==> flow/design.v <==
module gca_dlnv(
    input [31:0]    coord0,
    input [31:0]    coord1,
    input           ld,
    input           step,
    input           CLK,
    output          FC,
    output [20:0]   ADDR
);
    reg         [15:0] x0;
    reg         [15:0] y0;
    wire        [15:0] x1;
    wire        [15:0] y1;
    reg  signed [15:0] dx, dy;
    reg  signed [15:0] sx, sy;
    reg  signed [15:0] error;
    wire signed [15:0] e2;
    assign x1 = {5'b0, coord1[10:0]};
    assign y1 = {6'b0, coord1[20:11]};
    assign e2 = error <<< 1;
    assign ADDR = {y0[9:0], x0[10:0]};
    assign FC = !ld && (x0 == x1 && y0 == y1 || e2 >= dy && x0 == x1 || e2 <= dx && y0 == y1);
    always @(posedge CLK) begin
        if(ld) begin
            x0 <= {5'b0, coord0[10:0]};
            y0 <= {6'b0, coord0[20:11]};
            sx <= (x0 > x1) ? -16'd1 : 16'd1;
            sy <= (y0 > y1) ? -16'd1 : 16'd1;
            dx <= (x0 < x1) ? (x1 - x0) : (x0 - x1);
            dy <= (y1 < y0) ? (y1 - y0) : (y0 - y1);
            error <= dx + dy;
        end
        if(step && !ld) begin
            if(e2 >= dy) x0 <= x0 + sx;
            if(e2 <= dx) y0 <= y0 + sy;
            if(e2 >= dy && e2 <= dx)
                error <= error + dx + dy;
            else if(e2 >= dy)
                error <= error + dy;
            else if(e2 <= dx)
                error <= error + dx;
        end
    end
endmodule
From RTL to reports: gca_dlnv
Module gca_dlnv before and after one edit of its RTL, step after step.
"original" refers to lines of the RTL above, "edited" to lines of the edited file.
"change": "edited" minus "original" as printed here. "rel. change": 100 x difference / "original".
Operators: Yosys type, input widths -> output width; for muxes data width and select width s.
Library cell names are shortened.
Not given: --
- top module: gca_dlnv
- clock: CLK
- standard-cell library: sky130hd
- library corner: tt_025C_1v80

The edit
The edit as a unified diff against the file above.
This change comes from a script, not from a designer. The edited design behaves differently; no optimisation was intended.
begin of diff
@@ -32,5 +32,5 @@
         end
         if(step && !ld) begin
-            if(e2 >= dy) x0 <= x0 + sx;
+            x0 <= x0 + sx;
             if(e2 <= dx) y0 <= y0 + sy;
             if(e2 >= dy && e2 <= dx)
end of diff

Elaborated design
Source: Yosys, flattened and elaborated, memories not mapped. Widths are those after wreduce. Registers that Yosys merges into a memory's read port (data or address) are not register bits. Print and check cells do not count. Equal cells are merged and count once.
- word-level totals (what ; original ; edited ; change ; rel. change (%)):
    register bits ; 112 ; 112 ; 0 ; 0.00
    output and inout port bits ; 22 ; 22 ; 0 ; 0.00
    cells after elaboration ; 49 ; 49 ; 0 ; 0.00
- operators by class (what ; original ; edited ; change ; rel. change (%)):
    $add $sub $neg ; 10 ; 10 ; 0 ; 0.00
    $lt $le $gt $ge ; 6 ; 6 ; 0 ; 0.00
    equal/unequal tests ; 2 ; 2 ; 0 ; 0.00
    muxes and demuxes ; 15 ; 14 ; -1 ; -6.67
    reductions and logical operators ; 9 ; 10 ; +1 ; +11.11
- operators with widths (cell ; original ; edited ; change ; rel. change (%)):
    $mux 16 ; 15 ; 14 ; -1 ; -6.67
    $reduce_bool 2->1 ; 0 ; 1 ; +1 ; --
    $add 16x16->16 ; 6 ; 6 ; 0 ; 0.00
    $logic_and 1x1->1 ; 6 ; 6 ; 0 ; 0.00
    $logic_or 1x1->1 ; 2 ; 2 ; 0 ; 0.00
    $eq 16x10->1 ; 1 ; 1 ; 0 ; 0.00
    $eq 16x11->1 ; 1 ; 1 ; 0 ; 0.00
    $ge 16x16->1 ; 1 ; 1 ; 0 ; 0.00
    $gt 16x10->1 ; 1 ; 1 ; 0 ; 0.00
    $gt 16x11->1 ; 1 ; 1 ; 0 ; 0.00
    $le 16x16->1 ; 1 ; 1 ; 0 ; 0.00
    $logic_not 1->1 ; 1 ; 1 ; 0 ; 0.00
    $lt 10x16->1 ; 1 ; 1 ; 0 ; 0.00
    $lt 16x11->1 ; 1 ; 1 ; 0 ; 0.00
    $sub 10x16->16 ; 1 ; 1 ; 0 ; 0.00
    $sub 11x16->16 ; 1 ; 1 ; 0 ; 0.00
    $sub 16x10->16 ; 1 ; 1 ; 0 ; 0.00
    $sub 16x11->16 ; 1 ; 1 ; 0 ; 0.00

Depth
Depth = most cells in a row (Yosys ltp): at word level without a register or memory, in the mapped netlist without a sequential cell, where the memories' decode and read muxes count.
- depth (what ; original ; edited ; change ; rel. change (%)):
    word-level depth ; 6 ; 6 ; 0 ; 0.00
    ABC_AREA ; 0 ; 0 ; -- ; --
    mapped depth ; 17 ; 16 ; -1 ; -5.88
    gate-level depth less buffers ; 17 ; 16 ; -1 ; -5.88

Mapped cells and area
Source: synth_stat.txt of the flow (Yosys; design flattened, memories mapped). It holds for the ABC_AREA given above (unset counts as 0); a run with the other value may have another netlist.
- cells by type (type ; original ; edited ; change ; rel. change (%)):
    o21ai_1 ; 37 ; 4 ; -33 ; -89.19
    o21ai_0 ; 54 ; 83 ; +29 ; +53.70
    a21o_1 ; 51 ; 33 ; -18 ; -35.29
    dfxtp_1 ; 47 ; 31 ; -16 ; -34.04
    edfxtp_1 ; 34 ; 50 ; +16 ; +47.06
    nand2_1 ; 79 ; 94 ; +15 ; +18.99
    a211oi_1 ; 23 ; 11 ; -12 ; -52.17
    nor2_1 ; 83 ; 72 ; -11 ; -13.25
    nand3_1 ; 15 ; 26 ; +11 ; +73.33
    a21oi_1 ; 95 ; 105 ; +10 ; +10.53
    xnor2_1 ; 58 ; 68 ; +10 ; +17.24
    buf_2 ; 15 ; 5 ; -10 ; -66.67
    and3_1 ; 9 ; 3 ; -6 ; -66.67
    o31ai_1 ; 4 ; 10 ; +6 ; +150.00
    mux2i_1 ; 39 ; 34 ; -5 ; -12.82
    nor3_1 ; 34 ; 39 ; +5 ; +14.71
    o21a_1 ; 22 ; 17 ; -5 ; -22.73
    nand4_1 ; 8 ; 13 ; +5 ; +62.50
Not every row of either side is listed.
- mapped netlist (what ; original ; edited ; change ; rel. change (%)):
    cells in the netlist ; 1263 ; 1262 ; -1 ; -0.08
    cell area after synthesis (um^2) ; 10353.7 ; 10500.1 ; +146.4 ; +1.41
    flip-flops ; 81 ; 81 ; 0 ; 0.00

Worst setup path after synthesis
Source: OpenSTA report_checks on the synthesized netlist (no wires, ideal clock, input and output delay 20% of the period each), path of least setup slack; recovery checks are left aside. Register names are those of the netlist, which keeps one name where synthesis merged equal registers.
- timing after synthesis (what ; original ; edited ; change ; rel. change (%)):
    path kind ; reg2reg ; reg2reg ; -- ; --
    from ; register dx[0] ; register dx[0] ; -- ; --
    to ; register error[14] ; register error[14] ; -- ; --
    clock period (ns) ; 5.0 ; 5.0 ; 0.0 ; 0.00
    setup time (ns) ; 0.069 ; 0.126 ; +0.057 ; --
    launch time at the first pin (ns) ; 0.000 ; 0.000 ; 0.000 ; --
    arrival time (ns) ; 3.688 ; 3.626 ; -0.062 ; -1.68
    required time (ns) ; 4.931 ; 4.874 ; -0.057 ; -1.16
    slack (ns) ; 1.243 ; 1.247 ; +0.004 ; --
    path delay (ns) ; 3.757 ; 3.752 ; -0.005 ; -0.13
    driving pins on the path ; 18 ; 16 ; -2 ; -11.11
    buffers on the path ; 0 ; 0 ; 0 ; --
    synthesis period reached (ns) ; 3.757 ; 3.753 ; -0.004 ; -0.11
"path delay" = arrival - input delay + setup time.
"driving pins on the path" counts driving pins, that of a launching flip-flop among them; a cell with two outputs on the path counts twice.
"synthesis period reached" = period - worst setup slack (recovery checks aside). The figure is calculated, with input and output delays left at 20% of the set period.
The rows between start and end are the longest chain of elaborated cells between them; the timing report does not say that the signal goes this way. Where chains are equally long, one stands for them.
A line is the first line of the expression or statement that the cell stems from. Yosys adds cells for indexed reads and writes and turns some case tables into memories.
A register here has more assigning lines than the two given.
On the way, after synthesis, original:
- cells stage by stage: edfxtp_1 > ha_1 > fa_1 > a211oi_1 > o21ai_1 > a31oi_1 > o21bai_1 > a21o_1 > xor2_1 > ha_1 > nand2_1 > nor2_1 > a221o_1 > o41a_1 > xnor2_1 > nor2_1 > xnor3_1 > o21ai_1
- cells in the longest elaborated chain: 6
- elaborated cells on any way between the ends: 10
- those cells by class: 3 x add/sub; 1 x compare; 5 x mux; 1 x reduce/logical
- RTL lines, path after synthesis, original (what ; RTL line ; source):
    from (decl) ; 14 ; reg  signed [15:0] dx, dy;
    from (assign) ; 29 ; dx <= (x0 < x1) ? (x1 - x0) : (x0 - x1);
    $add 16x16->16 ; 31 ; error <= dx + dy;
    $mux 16 ; 24 ; if(ld) begin
    $mux 16 ; 40 ; else if(e2 <= dx)
    $mux 16 ; 38 ; else if(e2 >= dy)
    $mux 16 ; 36 ; if(e2 >= dy && e2 <= dx)
    $mux 16 ; 33 ; if(step && !ld) begin
    to (assign) ; 31 ;
    to (assign) ; 37 ; error <= error + dx + dy;
    to (decl) ; 16 ; reg  signed [15:0] error;
On the way, after synthesis, edited:
- cells stage by stage: edfxtp_1 > ha_1 > fa_1 > a211o_1 > a2111oi_4 > nor2_1 > nor2_1 > xnor2_1 > ha_1 > a21boi_0 > a31oi_1 > o41ai_1 > xnor2_1 > nand2_1 > xnor2_1 > o22ai_2
- cells in the longest elaborated chain: 6
- elaborated cells on any way between the ends: 10
- those cells by class: 3 x add/sub; 1 x compare; 5 x mux; 1 x reduce/logical
- RTL lines, path after synthesis, edited (what ; RTL line ; source):
    from (decl) ; 14 ; reg  signed [15:0] dx, dy;
    from (assign) ; 29 ; dx <= (x0 < x1) ? (x1 - x0) : (x0 - x1);
    $add 16x16->16 ; 31 ; error <= dx + dy;
    $mux 16 ; 24 ; if(ld) begin
    $mux 16 ; 40 ; else if(e2 <= dx)
    $mux 16 ; 38 ; else if(e2 >= dy)
    $mux 16 ; 36 ; if(e2 >= dy && e2 <= dx)
    $mux 16 ; 33 ; if(step && !ld) begin
    to (assign) ; 31 ;
    to (assign) ; 37 ; error <= error + dx + dy;
    to (decl) ; 16 ; reg  signed [15:0] error;

Path in the finished layout
From the final timing report of each run of pair A: the path of least setup slack in the routed layout; clock arrival at registers is part of the times.
- timing post-layout (what ; original ; edited ; change ; rel. change (%)):
    path kind ; in2out ; in2out ; -- ; --
    from ; input coord1[16] ; input coord1[10] ; -- ; --
    to ; output FC ; output FC ; -- ; --
    clock period (ns) ; 5.0 ; 5.0 ; 0.0 ; 0.00
    external output delay (ns) ; 1.00 ; 1.00 ; 0.00 ; 0.00
    launch time at the first pin (ns) ; 1.00 ; 1.00 ; 0.00 ; 0.00
    arrival time (ns) ; 3.53 ; 3.63 ; +0.10 ; +2.83
    required time (ns) ; 4.00 ; 4.00 ; 0.00 ; 0.00
    slack (ns) ; 0.47 ; 0.37 ; -0.10 ; --
    driving pins on the path ; 10 ; 11 ; +1 ; +10.00
    buffers on the path ; 2 ; 4 ; +2 ; +100.00
The rows between start and end are the longest chain of elaborated cells between them; the timing report does not say that the signal goes this way. Where chains are equally long, one stands for them.
On the way, post-layout, original:
- cells stage by stage: clkdlybuf4s50_1 > ha_1 > and3_1 > nand4_1 > nor3_1 > inv_1 > nand2_1 > a22oi_1 > nor2_1 > clkdlybuf4s50_1
- cells in the longest elaborated chain: 5
- elaborated cells on any way between the ends: 6
- those cells by class: 1 x eq/ne; 5 x reduce/logical
- RTL lines, path post-layout, original (what ; RTL line ; source):
    from (decl) ; 3 ; input [31:0]    coord1,
    $eq 16x10->1 ; 22 ; assign FC = !ld && (x0 == x1 && y0 == y1 || e2 >= dy && x0 == x1 || e2 <= dx && y0 == y1);
    $logic_and 1x1->1 ; 22 ;
    $logic_or 1x1->1 (2 in a row) ; 22 ;
    $logic_and 1x1->1 ; 22 ;
    to (decl) ; 7 ; output          FC,
On the way, post-layout, edited:
- cells stage by stage: clkdlybuf4s50_1 > ha_1 > nand2_1 > nor3b_1 > buf_4 > inv_1 > nor4_1 > buf_4 > o21ai_0 > a21oi_1 > clkdlybuf4s50_1
- cells in the longest elaborated chain: 5
- elaborated cells on any way between the ends: 6
- those cells by class: 1 x eq/ne; 5 x reduce/logical
- RTL lines, path post-layout, edited (what ; RTL line ; source):
    from (decl) ; 3 ; input [31:0]    coord1,
    $eq 16x11->1 ; 22 ; assign FC = !ld && (x0 == x1 && y0 == y1 || e2 >= dy && x0 == x1 || e2 <= dx && y0 == y1);
    $logic_and 1x1->1 ; 22 ;
    $logic_or 1x1->1 (2 in a row) ; 22 ;
    $logic_and 1x1->1 ; 22 ;
    to (decl) ; 7 ; output          FC,

Measured runs
Both versions went through the flow (Yosys, OpenROAD) with the same settings in each pair. Constraints: input delay and output delay 20% of the set period each, output load 0.01 pF.
Settings, pair A:
- period_ns at 5.0
- CAP_MARGIN: 20
- CORE_MARGIN: 2
- noted CORE_UTILIZATION: 40
- SLEW_MARGIN at 20
- final reports, pair A (what ; original ; edited ; change ; rel. change (%)):
    chip area in the Yosys report (um^2) ; 10353.7 ; 10500.1 ; +146.4 ; +1.41
    die outline area (um^2) ; 27187.1 ; 27562.6 ; +375.5 ; +1.38
    standard-cell area after layout (um^2) ; 11582.4 ; 11711.2 ; +128.8 ; +1.11
    utilization in the final report (%) ; 45.7 ; 45.2 ; -0.5 ; --
    setup slack of the worst path (ns) ; 0.470 ; 0.372 ; -0.098 ; --
    setup total negative slack (ns) ; 0.000 ; 0.000 ; 0.000 ; --
    worst hold slack in the final report (ns) ; 0.530 ; 0.536 ; +0.006 ; --
    period reached (ns) ; 4.530 ; 4.628 ; +0.098 ; +2.16
Settings, pair B:
- noted CELL_PAD_IN_SITES_DETAIL_PLACEMENT: 0
- CELL_PAD_IN_SITES_GLOBAL_PLACEMENT: 0
- noted CORE_UTILIZATION: 19
- CTS_CLUSTER_SIZE at 99
- GPL_ROUTABILITY_DRIVEN at 0
- HOLD_SLACK_MARGIN at 0.18
- noted PLACE_DENSITY_LB_ADDON: 0.26
- SETUP_SLACK_MARGIN: 0.37
- SLEW_MARGIN at 5
- period_ns at 3.44
- CAP_MARGIN: 20
- CORE_MARGIN: 2
- final reports, pair B (what ; original ; edited ; change ; rel. change (%)):
    chip area in the Yosys report (um^2) ; 10353.7 ; 10500.1 ; +146.4 ; +1.41
    die outline area (um^2) ; 56375.4 ; 57159.2 ; +783.8 ; +1.39
    standard-cell area after layout (um^2) ; 14537.7 ; 14432.6 ; -105.1 ; -0.72
    utilization in the final report (%) ; 27.0 ; 26.3 ; -0.7 ; --
    setup slack of the worst path (ns) ; -0.342 ; -0.266 ; +0.076 ; --
    setup total negative slack (ns) ; -1.189 ; -1.292 ; -0.103 ; --
    worst hold slack in the final report (ns) ; 0.594 ; 0.591 ; -0.003 ; --
    period reached (ns) ; 3.782 ; 3.706 ; -0.076 ; -2.01
"period reached": clock period set for the run, less the worst setup slack. It is reckoned from that one timing run; input and output delays stay at 20% of the period that was set.
